==> flow/design.v <==
module flopr(clock, reset, d, q);
    parameter WIDTH = 8;
    input clock; 
    input reset;
    input [WIDTH-1:0] d; 
    output reg [WIDTH-1:0] q;   
    always @(posedge clock, posedge reset)
        if (reset)
            q <= 0;
        else 
            q <= d;
endmodule
module adder(a, b, sum);
    input [31:0] a;
    input [31:0] b;
    output [31:0] sum;
    assign sum = a + b;
endmodule
module mux2(d0, d1, s, y);
    parameter WIDTH = 8;
    input [WIDTH-1:0] d0; 
    input [WIDTH-1:0] d1;
    input s;
    output [WIDTH-1:0] y;
    assign y = s ? d1 : d0;
endmodule
module mux3(d0, d1, d2, s, y);
    parameter WIDTH = 8;
    input [WIDTH-1:0] d0; 
    input [WIDTH-1:0] d1;
    input [WIDTH-1:0] d2;
    input [1:0] s;
    output [WIDTH-1:0] y;
    assign y = s[1] ? d2 : (s[0] ? d1 : d0);
endmodule
module mux8(d0, d1, d2, d3, d4, d5, d6, d7, s, y);
    parameter WIDTH = 8;
    input [WIDTH-1:0] d0;
    input [WIDTH-1:0] d1;
    input [WIDTH-1:0] d2;
    input [WIDTH-1:0] d3;
    input [WIDTH-1:0] d4;
    input [WIDTH-1:0] d5;
    input [WIDTH-1:0] d6;
    input [WIDTH-1:0] d7;
    input [2:0] s;
    output reg [WIDTH-1:0] y;
    always @*
        begin
            case(s)
                3'b000: y = d0;
                3'b001: y = d1;
                3'b010: y = d2;
                3'b011: y = d3;
                3'b100: y = d4;
                3'b101: y = d5;
                3'b110: y = d6;
                3'b111: y = d7;
                default: y = d0;
            endcase
        end
endmodule
module regfile(clock, write_enable, address_read_1, address_read_2, address_write, write_data, read_data_1, read_data_2);
    input clock;
    input write_enable;
    input [4:0] address_read_1;
    input [4:0] address_read_2;
    input [4:0] address_write;
    input [31:0] write_data;
    output [31:0] read_data_1;
    output [31:0] read_data_2;
    reg [31:0] registers[31:0];
    always @(posedge clock)
        begin
            if (write_enable) 
                registers[address_write] <= write_data;
        end
    assign read_data_1 = (address_read_1 != 0) ? registers[address_read_1] : 0;  
    assign read_data_2 = (address_read_2 != 0) ? registers[address_read_2] : 0;  
endmodule
module generate_immediate(instruction, immediate);
    input [31:0] instruction;
    output reg [31:0] immediate;
    always @*
        begin
            case(instruction[6:0])
                7'b0000011,                                                                                                      
                7'b0010011,                                                                                                      
                7'b1100111: immediate = {{20{instruction[31]}}, instruction[31:20]};                                             
                7'b0100011: immediate = {{20{instruction[31]}}, instruction[31:25], instruction[11:7]};                          
                7'b1100011: immediate = {{20{instruction[31]}}, instruction[7], instruction[30:25],  instruction[11:8], 1'b0};   
                7'b1101111: immediate = {{12{instruction[31]}}, instruction[19:12], instruction[20], instruction[30:21], 1'b0};  
                7'b0110111,                                                                                                      
                7'b0010111: immediate = {instruction[31:12], 12'b0};                                                             
                default: immediate = 32'bx;  
            endcase
        end
endmodule
module alu(src_A, src_B, ALU_control, ALU_result, zero);
    input [31:0] src_A;
    input [31:0] src_B;
    input [3:0] ALU_control;
    output reg [31:0] ALU_result;
    output zero;
    always @*
        case(ALU_control)
            4'b0000: ALU_result <= src_A + src_B;  
            4'b0001: ALU_result <= src_A - src_B;  
            4'b0010: ALU_result <= src_A & src_B;  
            4'b0011: ALU_result <= src_A | src_B;  
            4'b0100: ALU_result <= src_A ^ src_B;  
            4'b0101: ALU_result <= ($signed(src_A) < $signed(src_B)) ? 1 : 0;  
            4'b0110: ALU_result <= ($unsigned(src_A) < $unsigned(src_B)) ? 1 : 0;  
            4'b0111: ALU_result <= $signed(src_A) >>> src_B[4:0];  
            4'b1000: ALU_result <= $signed(src_A) >> src_B[4:0];  
            4'b1001: ALU_result <= $signed(src_A) << src_B[4:0];  
            default: ALU_result <= 32'd0;  
        endcase
    assign zero = (ALU_result == 0) ? 1 : 0;  
endmodule
module select_read(funct3, read_data_in, read_data_out);
    input [2:0] funct3;
    input [31:0] read_data_in;
    output reg [31:0] read_data_out;
    always @*
        begin
            case(funct3)
                3'b000: read_data_out = {{24{read_data_in[7]}}, read_data_in[7:0]};      
                3'b001: read_data_out = {{16{read_data_in[15]}}, read_data_in[15:0]};    
                3'b010: read_data_out = read_data_in;                                    
                3'b100: read_data_out = {24'b0, read_data_in[7:0]};                      
                3'b101: read_data_out = {16'b0, read_data_in[15:0]};                     
                default: read_data_out = 32'bx;  
            endcase
        end
endmodule
module main_decoder(opcode, funct3, reg_write, ALU_select, memory_control, result_select, branch, ALU_op, jump);
    input [6:0] opcode;
    input [2:0] funct3;
    output reg_write;
    output ALU_select;
    output [3:0] memory_control;
    output [2:0] result_select;
    output branch;
    output [1:0] ALU_op;
    output jump;
    reg [12:0] controls;
    assign {reg_write, ALU_select, memory_control, result_select, branch, ALU_op, jump} = controls;   
    always @*
        case(opcode)      
            7'b0000011:                                          
                case(funct3)
                    3'b000: controls = 13'b1_1_0010_001_0_00_0;      
                    3'b001: controls = 13'b1_1_0100_001_0_00_0;      
                    3'b010: controls = 13'b1_1_0000_001_0_00_0;      
                    3'b100: controls = 13'b1_1_1010_001_0_00_0;      
                    3'b101: controls = 13'b1_1_1100_001_0_00_0;      
                    default: controls = 13'bx_x_x_xxxx_xxx_xx_x;     
                endcase
            7'b0100011:
                case(funct3)
                    3'b000: controls = 13'b0_1_0011_000_0_00_0;      
                    3'b001: controls = 13'b0_1_0101_000_0_00_0;      
                    3'b010: controls = 13'b0_1_0001_000_0_00_0;      
                    default: controls = 13'bx_x_x_xxxx_xxx_xx_x;     
                endcase
            7'b0110011: controls = 13'b1_0_0000_000_0_10_0;          
            7'b0010111: controls = 13'b1_0_0000_100_0_00_0;          
            7'b0110111: controls = 13'b1_0_0000_011_0_00_0;          
            7'b1100011: controls = 13'b0_0_0000_000_1_01_0;          
            7'b0010011: controls = 13'b1_1_0000_000_0_10_0;          
            7'b1100111: controls = 13'b1_1_0000_010_0_00_1;          
            7'b1101111: controls = 13'b1_0_0000_010_0_00_1;          
            default:    controls = 13'bx_x_xxxx_xxx_x_xx_x;          
        endcase
endmodule
module alu_decoder(opcode_b5, funct3, funct7b5, ALU_op, ALU_control);
    input opcode_b5;
    input [2:0] funct3;
    input funct7b5;
    input [1:0] ALU_op;
    output reg [3:0] ALU_control;
    wire R_type_subtract;
    wire shift_arithemetic;
    assign R_type_subtract = funct7b5 & opcode_b5;  
    assign shift_arithemetic = funct7b5;  
    always @*
        case(ALU_op)
            2'b00: ALU_control = 3'b000;  
            2'b01:
                case(funct3)
                    3'b000: ALU_control = 4'b0001;  
                    3'b001: ALU_control = 4'b0001;  
                    3'b100: ALU_control = 4'b0101;  
                    3'b101: ALU_control = 4'b0101;  
                    3'b110: ALU_control = 4'b0110;  
                    3'b111: ALU_control = 4'b0110;  
                    default: ALU_control = 4'bxxxx;  
                endcase
            default:
                case(funct3)  
                    3'b000: 
                        begin
                            if (R_type_subtract)
                                ALU_control = 3'b001;  
                            else
                                ALU_control = 3'b000;  
                        end
                    3'b001: ALU_control = 4'b1001;  
                    3'b010: ALU_control = 4'b0101;  
                    3'b011: ALU_control = 4'b0110;  
                    3'b100: ALU_control = 4'b0100;  
                    3'b101:
                        begin
                            if(shift_arithemetic)
                                ALU_control = 4'b0111;  
                            else
                                ALU_control = 4'b1000;  
                        end
                    3'b110: ALU_control = 4'b0011;  
                    3'b111: ALU_control = 4'b0010;  
                    default: ALU_control = 4'bxxxx;  
                endcase
        endcase
endmodule
module controller(opcode, funct3, funct7b5, zero, result_select, memory_control, PC_select, ALU_select, reg_write, jump, ALU_control);
    input [6:0] opcode;
    input [2:0] funct3;  
    input funct7b5;
    input zero;
    output [2:0] result_select;
    output [3:0] memory_control;
    output reg [1:0] PC_select;
    output ALU_select;
    output reg_write;
    output jump;
    output [3:0] ALU_control;
    wire [1:0] ALU_op;
    wire branch;
    main_decoder main_decoder
    (
        opcode,              
        funct3,              
        reg_write,           
        ALU_select,          
        memory_control,      
        result_select,       
        branch,              
        ALU_op,              
        jump                 
    );
    alu_decoder alu_decoder
    (
        opcode[5],       
        funct3,          
        funct7b5,        
        ALU_op,          
        ALU_control      
    );
    always @*
        if(jump)
            case(opcode[3])
                1'b0: PC_select = 2'b10;             
                1'b1: PC_select = 2'b01;             
                default: PC_select = 2'b01;
            endcase
        else
            case(funct3)
                3'b000: PC_select = branch & zero;    
                3'b001: PC_select = branch & ~zero;   
                3'b100: PC_select = branch & ~zero;   
                3'b101: PC_select = branch & zero;    
                3'b110: PC_select = branch & ~zero;   
                3'b111: PC_select = branch & zero;    
                default: PC_select = 2'b00;
            endcase           
endmodule
module datapath(clock, reset, result_select, PC_select, ALU_select, reg_write, ALU_control, instruction, read_data, zero, PC, ALU_result, write_data);
    input clock;
    input reset;
    input [2:0] result_select;
    input [1:0] PC_select;
    input ALU_select;
    input reg_write;
    input [3:0] ALU_control;
    input [31:0] instruction;
    input [31:0] read_data;
    output zero;
    output [31:0] PC;
    output [31:0] ALU_result;
    output [31:0] write_data;
    wire [31:0] PC_next;
    wire [31:0] PC_plus4;
    wire [31:0] PC_target;
    wire [31:0] immediate;
    wire [31:0] src_A;
    wire [31:0] src_B;
    wire [31:0] read_data_out;
    wire [31:0] result;
    flopr #(32) pc_reg(clock, reset, PC_next, PC);
    adder pc_add4(PC, 32'd4, PC_plus4);
    adder pc_addbranch(PC, immediate, PC_target);
    mux3 #(32) pc_mux(PC_plus4, PC_target, ALU_result, PC_select, PC_next);
    regfile regfile(clock, reg_write, instruction[19:15], instruction[24:20], instruction[11:7], result, src_A, write_data);
    generate_immediate generate_immediate(instruction, immediate);
    mux2 #(32) src_B_mux(write_data, immediate, ALU_select, src_B);
    alu alu(src_A, src_B, ALU_control, ALU_result, zero);
    select_read select_read(instruction[14:12], read_data, read_data_out);
    mux8 #(32) result_mux(ALU_result, read_data_out, PC_plus4, immediate, PC_target, 32'hxxxxxxxx, 32'hxxxxxxxx, 32'hxxxxxxxx, result_select, result);
endmodule
module cpu(clock, reset, instruction, read_data, memory_control, PC, ALU_result, write_data);
    input clock;
    input reset;
    input [31:0] instruction;
    input [31:0] read_data;
    output [3:0] memory_control;
    output [31:0] PC;
    output [31:0] ALU_result;
    output [31:0] write_data;
    wire [1:0] PC_select;
    wire ALU_select; 
    wire reg_write;
    wire jump;
    wire zero;
    wire [2:0] result_select;
    wire [3:0] ALU_control;
    controller controller
    (
        instruction[6:0],        
        instruction[14:12],      
        instruction[30],         
        zero,                    
        result_select,           
        memory_control,          
        PC_select,               
        ALU_select,              
        reg_write,               
        jump,                    
        ALU_control              
    );
    datapath datapath
    (
        clock,                   
        reset,                   
        result_select,           
        PC_select,               
        ALU_select,              
        reg_write,               
        ALU_control,             
        instruction,             
        read_data,               
        zero,                    
        PC,                      
        ALU_result,              
        write_data               
    );
endmodule
--- tool output ---
[From RTL to reports: cpu]
Tool output for the design above before and after an edit, in the order of the flow.
"unedited" refers to lines of the RTL above, "edited" to lines of the edited file.
"difference" is "edited" less "unedited", of the values as shown; "rel. change" is that difference over "unedited", in percent.
Operators: Yosys type, input widths -> output width; for muxes data width and select width s.
Library cell names are shortened.
Not given: n/a
Inputs
  design top: cpu
  clock: clock
  cell library: sky130hd
  corner: tt_025C_1v80

[Edit of the RTL]
The edit as a unified diff against the file above.
The edited RTL no longer does the same as the RTL above: the edit was made by script, with no optimisation intended.
begin of diff
@@ -309,8 +309,8 @@
     mux8 #(32) result_mux(ALU_result, read_data_out, PC_plus4, immediate, PC_target, 32'hxxxxxxxx, 32'hxxxxxxxx, 32'hxxxxxxxx, result_select, result);
 endmodule
-module cpu(clock, reset, instruction, read_data, memory_control, PC, ALU_result, write_data);
+module cpu(clock, reset, instruction_i, read_data, memory_control, PC, ALU_result, write_data);
     input clock;
     input reset;
-    input [31:0] instruction;
+    input [31:0] instruction_i;
     input [31:0] read_data;
     output [3:0] memory_control;
@@ -318,4 +318,6 @@
     output [31:0] ALU_result;
     output [31:0] write_data;
+    reg [31:0] instruction;
+    always @(posedge clock) instruction <= instruction_i;
     wire [1:0] PC_select;
     wire ALU_select; 
end of diff

[Word level]
Yosys after proc, flatten, opt, wreduce and memory -nomap, before mapping. Enables and synchronous resets that opt folds into registers are not counted as muxes. Print and check cells are not counted.
Memory sizes are those after Yosys's memory passes, which may raise the word count (mostly to a power of two), join words into wider ones and drop unused or constant bits.
Word-level totals
  clocked read ports x word width: unedited 0, edited 64, difference +64
  input port bits: unedited 66, edited 66, difference 0, rel. change 0.00%
  ROM bits: unedited 0, edited 0, difference 0
  word-level cells: unedited 89, edited 90, difference +1, rel. change +1.12%
  memory bits (writable): unedited 1024, edited 1024, difference 0, rel. change 0.00%
  latch bits: unedited 0, edited 0, difference 0
  output and inout port bits: unedited 100, edited 100, difference 0, rel. change 0.00%
  bits in registers: unedited 32, edited 64, difference +32, rel. change +100.00%
  memory cells: unedited 1, edited 1, difference 0, rel. change 0.00%
Cells by class
  mux-type cells: unedited 26, edited 26, difference 0, rel. change 0.00%
  shift operators: unedited 3, edited 3, difference 0, rel. change 0.00%
  $add $sub $neg: unedited 4, edited 4, difference 0, rel. change 0.00%
  reductions and logical operators: unedited 14, edited 14, difference 0, rel. change 0.00%
  $lt $le $gt $ge: unedited 2, edited 2, difference 0, rel. change 0.00%
  bitwise gates (word level): unedited 8, edited 8, difference 0, rel. change 0.00%
  $mul: unedited 0, edited 0, difference 0
  equality and inequality tests: unedited 30, edited 30, difference 0, rel. change 0.00%
  divide/modulo/power cells: unedited 0, edited 0, difference 0
Memory list
  words x width with read and write ports: unedited datapath.regfile.registers 32 x 32 bit 2R1W, edited datapath.regfile.registers 32 x 32 bit 2R1W
Operators by type and width
  $mux 32: unedited 6, edited 6, difference 0, rel. change 0.00%
  $eq 3x3->1 const B: unedited 5, edited 5, difference 0, rel. change 0.00%
  $mux 1: unedited 5, edited 5, difference 0, rel. change 0.00%
  $eq 3x2->1 const B: unedited 4, edited 4, difference 0, rel. change 0.00%
  $eq 4x3->1 const B: unedited 4, edited 4, difference 0, rel. change 0.00%
  $reduce_or 2->1: unedited 4, edited 4, difference 0, rel. change 0.00%
  $eq 7x6->1 const B: unedited 3, edited 3, difference 0, rel. change 0.00%
  $eq 7x7->1 const B: unedited 3, edited 3, difference 0, rel. change 0.00%
  $pmux 32 s5: unedited 3, edited 3, difference 0, rel. change 0.00%
  $reduce_or 3->1: unedited 3, edited 3, difference 0, rel. change 0.00%
  $add 32x32->32: unedited 2, edited 2, difference 0, rel. change 0.00%
  $and 1x1->1: unedited 2, edited 2, difference 0, rel. change 0.00%
  $eq 3x1->1 const B: unedited 2, edited 2, difference 0, rel. change 0.00%
  $eq 4x2->1 const B: unedited 2, edited 2, difference 0, rel. change 0.00%
  $eq 4x4->1 const B: unedited 2, edited 2, difference 0, rel. change 0.00%
  $eq 7x5->1 const B: unedited 2, edited 2, difference 0, rel. change 0.00%
  $logic_not 3->1: unedited 2, edited 2, difference 0, rel. change 0.00%
  $lt 32x32->1: unedited 2, edited 2, difference 0, rel. change 0.00%
  $pmux 2 s2: unedited 2, edited 2, difference 0, rel. change 0.00%
  $reduce_bool 5->1: unedited 2, edited 2, difference 0, rel. change 0.00%
  $add 32x3->32 const B: unedited 1, edited 1, difference 0, rel. change 0.00%
  $and 1x2->2: unedited 1, edited 1, difference 0, rel. change 0.00%
  $and 32x32->32: unedited 1, edited 1, difference 0, rel. change 0.00%
  $eq 2x1->1 const B: unedited 1, edited 1, difference 0, rel. change 0.00%
  $eq 4x1->1 const B: unedited 1, edited 1, difference 0, rel. change 0.00%
  $eq 7x2->1 const B: unedited 1, edited 1, difference 0, rel. change 0.00%
  $logic_not 2->1: unedited 1, edited 1, difference 0, rel. change 0.00%
  $logic_not 32->1: unedited 1, edited 1, difference 0, rel. change 0.00%
Not every row of either side is listed.

[Depth]
Longest topological path by Yosys (ltp), each cell counted once; first at word level (registers and memories cut), then after technology mapping (sequential cells cut; the memories' decode and read muxes count).
Depth
  word-level depth: unedited 15, edited 15, difference 0, rel. change 0.00%
  ABC_AREA: unedited 0, edited 0
  gate-level depth with buffers: unedited 38, edited 36, difference -2, rel. change -5.26%
  depth with buffers taken out: unedited 27, edited 28, difference +1, rel. change +3.70%

[Synthesis result]
The flow's flattened synthesis, as Yosys stat reports it; memories are mapped. The netlist is that of the ABC_AREA named above (0 if unset); the other value can give another one.
Cells by type
  nor2_1: unedited 303, edited 350, difference +47, rel. change +15.51%
  a22oi_1: unedited 22, edited 62, difference +40, rel. change +181.82%
  a21oi_1: unedited 241, edited 280, difference +39, rel. change +16.18%
  nand2_1: unedited 230, edited 265, difference +35, rel. change +15.22%
  o221ai_1: unedited 62, edited 27, difference -35, rel. change -56.45%
  dfxtp_1: unedited 0, edited 32, difference +32
  a31oi_1: unedited 61, edited 32, difference -29, rel. change -47.54%
  a221oi_1: unedited 53, edited 29, difference -24, rel. change -45.28%
  clkbuf_1: unedited 181, edited 160, difference -21, rel. change -11.60%
  and2_1: unedited 43, edited 22, difference -21, rel. change -48.84%
  mux2i_1: unedited 179, edited 197, difference +18, rel. change +10.06%
  o22ai_1: unedited 54, edited 37, difference -17, rel. change -31.48%
  a211o_1: unedited 32, edited 15, difference -17, rel. change -53.12%
  mux2_2: unedited 48, edited 32, difference -16, rel. change -33.33%
  a21o_1: unedited 37, edited 53, difference +16, rel. change +43.24%
  a221oi_2: unedited 18, edited 3, difference -15, rel. change -83.33%
  o21ai_0: unedited 137, edited 151, difference +14, rel. change +10.22%
  o211ai_1: unedited 48, edited 34, difference -14, rel. change -29.17%
Not every row of either side is listed.
Mapped netlist
  sequential part of the area (um^2): unedited 31550.3, edited 32190.9, difference +640.6, rel. change +2.03%
  cells in the netlist: unedited 4575, edited 4582, difference +7, rel. change +0.15%
  flip-flops: unedited 1056, edited 1088, difference +32, rel. change +3.03%
  synthesis area (um^2): unedited 62917.8, edited 62894.1, difference -23.7, rel. change -0.04%
  buffer cells: unedited 356, edited 331, difference -25, rel. change -7.02%
By module: a second synthesis without flattening, with its own total; a netlist apart from the flattened one above.
Second synthesis, totals
  cell total of the unflattened synthesis: unedited 4912, edited 4944, difference +32, rel. change +0.65%
  area total of the unflattened synthesis (um^2): unedited 65415.2, edited 66055.9, difference +640.7, rel. change +0.98%
Each row is one instance without its submodules.
By module, unedited
  regfile: cells 2400, area 46960.0 um^2, instances 1, sequential area 30749.5 um^2
  alu: cells 1341, area 9298.9 um^2, instances 1, sequential area 0.0 um^2
  adder: cells 241, area 1744.2 um^2, instances 2, sequential area 0.0 um^2
  mux8 (WIDTH=32): cells 306, area 2244.7 um^2, instances 1, sequential area 0.0 um^2
  flopr (WIDTH=32): cells 33, area 804.5 um^2, instances 1, sequential area 800.8 um^2
  mux3 (WIDTH=32): cells 107, area 714.4 um^2, instances 1, sequential area 0.0 um^2
  mux2 (WIDTH=32): cells 36, area 544.3 um^2, instances 1, sequential area 0.0 um^2
  select_read: cells 80, area 529.3 um^2, instances 1, sequential area 0.0 um^2
  generate_immediate: cells 64, area 424.2 um^2, instances 1, sequential area 0.0 um^2
  main_decoder: cells 32, area 200.2 um^2, instances 1, sequential area 0.0 um^2
  alu_decoder: cells 23, area 156.4 um^2, instances 1, sequential area 0.0 um^2
  controller: cells 6, area 42.5 um^2, instances 1, sequential area 0.0 um^2
  datapath: cells 2, area 7.5 um^2, instances 1, sequential area 0.0 um^2
  cpu: cells 0, area 0.0 um^2, instances 1, sequential area 0.0 um^2
By module, edited
  regfile: cells 2400, area 46960.0 um^2, instances 1, sequential area 30749.5 um^2
  alu: cells 1341, area 9298.9 um^2, instances 1, sequential area 0.0 um^2
  adder: cells 241, area 1744.2 um^2, instances 2, sequential area 0.0 um^2
  mux8 (WIDTH=32): cells 306, area 2244.7 um^2, instances 1, sequential area 0.0 um^2
  flopr (WIDTH=32): cells 33, area 804.5 um^2, instances 1, sequential area 800.8 um^2
  mux3 (WIDTH=32): cells 107, area 714.4 um^2, instances 1, sequential area 0.0 um^2
  cpu: cells 32, area 640.6 um^2, instances 1, sequential area 640.6 um^2
  mux2 (WIDTH=32): cells 36, area 544.3 um^2, instances 1, sequential area 0.0 um^2
  select_read: cells 80, area 529.3 um^2, instances 1, sequential area 0.0 um^2
  generate_immediate: cells 64, area 424.2 um^2, instances 1, sequential area 0.0 um^2
  main_decoder: cells 32, area 200.2 um^2, instances 1, sequential area 0.0 um^2
  alu_decoder: cells 23, area 156.4 um^2, instances 1, sequential area 0.0 um^2
  controller: cells 6, area 42.5 um^2, instances 1, sequential area 0.0 um^2
  datapath: cells 2, area 7.5 um^2, instances 1, sequential area 0.0 um^2

[Timing after synthesis]
Path of least setup slack by OpenSTA after synthesis, without wires, with an ideal clock, recovery checks aside; 20% of the period is set as input and as output delay. Where synthesis merged equal registers, the netlist keeps one of their names.
Timing path after synthesis
  path kind: unedited in2out, edited reg2out
  start: unedited input instruction[20], edited register instruction[20]
  end: unedited output ALU_result[29], edited output ALU_result[30]
  delay of the path (ns): unedited 6.084, edited 6.838, difference +0.754, rel. change +12.39%
  data arrival time (ns): unedited 8.284, edited 6.838, difference -1.446, rel. change -17.46%
  required time (ns): unedited 8.800, edited 8.800, difference 0.000, rel. change 0.00%
  stages: unedited 26, edited 26, difference 0, rel. change 0.00%
  input delay (ns): unedited 2.200
  launch time at the first pin (ns): unedited 2.200, edited 0.000, difference -2.200, rel. change -100.00%
  path buffers: unedited 6, edited 7, difference +1, rel. change +16.67%
  output delay (ns): unedited 2.200, edited 2.200, difference 0.000, rel. change 0.00%
  path slack (ns): unedited 0.516, edited 1.962, difference +1.446
  period (ns): unedited 11.0, edited 11.0, difference 0.0, rel. change 0.00%
  period reached after synthesis (ns): unedited 10.484, edited 9.038, difference -1.446, rel. change -13.79%
"delay of the path" is the arrival time less input delay plus setup time.
A path that ends at an output port has no setup time.
"stages": output pins that drive a net of the path, with the launching flip-flop's if there is one; two outputs of one cell count as two.
"period reached after synthesis" = period - worst setup slack (recovery checks aside). The figure is calculated, with input and output delays left at 20% of the set period.
The rows between start and end are the longest chain of elaborated cells between them; the timing report does not say that the signal goes this way. Where chains are equally long, one stands for them.
A line is the first line of the expression or statement that the cell stems from. Yosys adds cells for indexed reads and writes and turns some case tables into memories.
The chain passes a memory read, where the word-level depth is cut; so it can be longer than that depth.
Between the ends, after synthesis, unedited
  path through: buf_2 -> buf_6 -> buf_4 -> buf_4 -> clkbuf_1 -> buf_1 -> mux4_2 -> mux4_2 -> mux2i_1 -> nor2_1 -> nand2_1 -> a21boi_0 -> ha_1 -> and3b_1 -> and2_1 -> o211ai_1 -> nor4b_1 -> nor4b_1 -> o21ai_0 -> o21ai_0 -> a41oi_1 -> a211oi_1 -> a211oi_1 -> a41o_1 -> and2_1 -> a211o_1
  cells in the longest elaborated chain: 5
  elaborated cells on any way between the ends: 14
  RTL lines with such cells: 13
  classes of those cells: add/sub (2); shift (3); mux (4); logic (3); reduce/logical (1); memory (1)
Ends and longest elaborated chain, after synthesis, unedited
  start, declared: line 314  | input [31:0] instruction;
  $mem_v2 32x32: line 72  | reg [31:0] registers[31:0];
  $mux 32: line 79  | assign read_data_2 = (address_read_2 != 0) ? registers[address_read_2] : 0;
  $mux 32: line 25  | assign y = s ? d1 : d0;
  $sub 32x32->32: line 108  | 4'b0001: ALU_result <= src_A - src_B;
  $pmux 32 s10: line 106  | case(ALU_control)
  end, declared: line 318  | output [31:0] ALU_result;
Nets of the timed path that keep an RTL name, with a line that drives or declares them; the list need not be complete.
Nets with RTL names, path after synthesis, unedited (line)
  write_data[7]: 79
Between the ends, after synthesis, edited
  path through: dfxtp_1 -> buf_2 -> buf_4 -> buf_4 -> buf_4 -> clkbuf_1 -> buf_1 -> mux4_2 -> mux4_2 -> mux2i_1 -> nor2_1 -> nand2_1 -> a21boi_0 -> ha_1 -> clkbuf_1 -> or4_1 -> o221ai_1 -> a211oi_1 -> o31ai_1 -> a31oi_1 -> o41ai_1 -> a2111oi_0 -> a211o_1 -> a31oi_1 -> xnor2_1 -> a211o_1
  cells in the longest elaborated chain: 5
  elaborated cells on any way between the ends: 13
  RTL lines with such cells: 12
  classes of those cells: add/sub (2); shift (3); mux (4); logic (3); reduce/logical (1)
Ends and longest elaborated chain, after synthesis, edited
  start, declared: line 320  | reg [31:0] instruction;
  start, assigned: line 321  | always @(posedge clock) instruction <= instruction_i;
  $reduce_bool 5->1: line 79  | assign read_data_2 = (address_read_2 != 0) ? registers[address_read_2] : 0;
  $mux 32: line 79
  $mux 32: line 25  | assign y = s ? d1 : d0;
  $sub 32x32->32: line 108  | 4'b0001: ALU_result <= src_A - src_B;
  $pmux 32 s10: line 106  | case(ALU_control)
  end, declared: line 318  | output [31:0] ALU_result;
Nets with RTL names, path after synthesis, edited (line)
  write_data[9]: 79

[Timing after layout]
From the final timing report of the runs of pair A: the path of least setup slack in the routed layout; clock arrival at registers is part of the times.
Timing path post-layout
  path kind: unedited in2out, edited reg2out
  start: unedited input instruction[21], edited register instruction[21]
  end: unedited output ALU_result[0], edited output ALU_result[30]
  output delay (ns): unedited 2.20, edited 2.20, difference 0.00, rel. change 0.00%
  path slack (ns): unedited 0.22, edited 0.25, difference +0.03
  input delay (ns): unedited 2.20
  path buffers: unedited 7, edited 3, difference -4, rel. change -57.14%
  stages: unedited 24, edited 22, difference -2, rel. change -8.33%
  launch time at the first pin (ns): unedited 2.20, edited 0.74, difference -1.46, rel. change -66.36%
  data arrival time (ns): unedited 8.58, edited 8.55, difference -0.03, rel. change -0.35%
  required time (ns): unedited 8.80, edited 8.80, difference 0.00, rel. change 0.00%
  period (ns): unedited 11.0, edited 11.0, difference 0.0, rel. change 0.00%
The rows between start and end are the longest chain of elaborated cells between them; the timing report does not say that the signal goes this way. Where chains are equally long, one stands for them.
The chain passes a memory read, where the word-level depth is cut; so it can be longer than that depth.
Between the ends, post-layout, unedited
  path through: buf_8 -> buf_4 -> mux4_2 -> mux4_2 -> mux2i_1 -> nor2_1 -> nand2_1 -> a21boi_0 -> ha_1 -> inv_1 -> a2111oi_0 -> buf_4 -> nor3_1 -> o221a_2 -> o2bb2ai_4 -> a31oi_1 -> o31ai_1 -> buf_4 -> a21oi_1 -> o31ai_1 -> buf_4 -> nand3b_1 -> buf_4 -> clkdlybuf4s50_1
  cells in the longest elaborated chain: 6
  elaborated cells on any way between the ends: 18
  RTL lines with such cells: 15
  classes of those cells: add/sub (2); compare (2); shift (3); mux (6); logic (3); reduce/logical (1); memory (1)
Ends and longest elaborated chain, post-layout, unedited
  start, declared: line 314  | input [31:0] instruction;
  $mem_v2 32x32: line 72  | reg [31:0] registers[31:0];
  $mux 32: line 79  | assign read_data_2 = (address_read_2 != 0) ? registers[address_read_2] : 0;
  $mux 32: line 25  | assign y = s ? d1 : d0;
  $lt 32x32->1: line 113  | 4'b0110: ALU_result <= ($unsigned(src_A) < $unsigned(src_B)) ? 1 : 0;
  $mux 1: line 113
  $pmux 32 s10: line 106  | case(ALU_control)
  end, declared: line 318  | output [31:0] ALU_result;
Between the ends, post-layout, edited
  path through: dfxtp_4 -> buf_4 -> mux4_2 -> nand2_1 -> o21ai_0 -> or4b_1 -> a21oi_4 -> ha_1 -> o21ai_0 -> a311oi_1 -> o221ai_1 -> a211oi_1 -> buf_4 -> o31ai_1 -> a31oi_1 -> o41ai_1 -> a2111oi_0 -> a211o_1 -> a31oi_1 -> xnor2_1 -> a211o_1 -> clkdlybuf4s50_1
  cells in the longest elaborated chain: 5
  elaborated cells on any way between the ends: 13
  RTL lines with such cells: 12
  classes of those cells: add/sub (2); shift (3); mux (4); logic (3); reduce/logical (1)
Ends and longest elaborated chain, post-layout, edited
  start, declared: line 320  | reg [31:0] instruction;
  start, assigned: line 321  | always @(posedge clock) instruction <= instruction_i;
  $reduce_bool 5->1: line 79  | assign read_data_2 = (address_read_2 != 0) ? registers[address_read_2] : 0;
  $mux 32: line 79
  $mux 32: line 25  | assign y = s ? d1 : d0;
  $sub 32x32->32: line 108  | 4'b0001: ALU_result <= src_A - src_B;
  $pmux 32 s10: line 106  | case(ALU_control)
  end, declared: line 318  | output [31:0] ALU_result;

[Flow runs]
Runs of the flow (Yosys, OpenROAD) on both versions; the two runs of a pair have the same settings. The constraints put input and output delay at 20% of the set period each and load the outputs with 0.01 pF.
Flow settings, pair A
  CORE_UTILIZATION: 40
  period_ns: 11.0
  CAP_MARGIN: 20
  CORE_MARGIN: 2
  SLEW_MARGIN: 20
Results, pair A
  die size (um^2): unedited 160484.0, edited 160424.0, difference -60.0, rel. change -0.04%
  netlist area reported by Yosys (um^2): unedited 62917.8, edited 62894.1, difference -23.7, rel. change -0.04%
  setup slack of the worst path (ns): unedited 0.220, edited 0.255, difference +0.035
  clock period reached (ns): unedited 10.780, edited 10.745, difference -0.035, rel. change -0.32%
  post-route utilization (%): unedited 47.2, edited 46.1, difference -1.1
Flow settings, pair B
  CELL_PAD_IN_SITES_DETAIL_PLACEMENT: 1
  CORE_UTILIZATION: 41
  CTS_CLUSTER_SIZE: 29
  GPL_TIMING_DRIVEN: 1
  MAX_ROUTING_LAYER: met4
  PLACE_DENSITY_LB_ADDON: 0.28
  TNS_END_PERCENT: 15
  period_ns: 6.09
  CAP_MARGIN: 20
  CORE_MARGIN: 2
  SLEW_MARGIN: 20
Results, pair B
  die size (um^2): unedited 156606.0, edited 156551.0, difference -55.0, rel. change -0.04%
  netlist area reported by Yosys (um^2): unedited 62917.8, edited 62894.1, difference -23.7, rel. change -0.04%
  setup slack of the worst path (ns): unedited -1.975, edited -1.739, difference +0.236
  clock period reached (ns): unedited 8.065, edited 7.829, difference -0.236, rel. change -2.93%
  post-route utilization (%): unedited 56.4, edited 55.0, difference -1.4
"clock period reached" = clock period - worst setup slack. The figure is calculated, with input and output delays left at 20% of the set period.
--- end ---
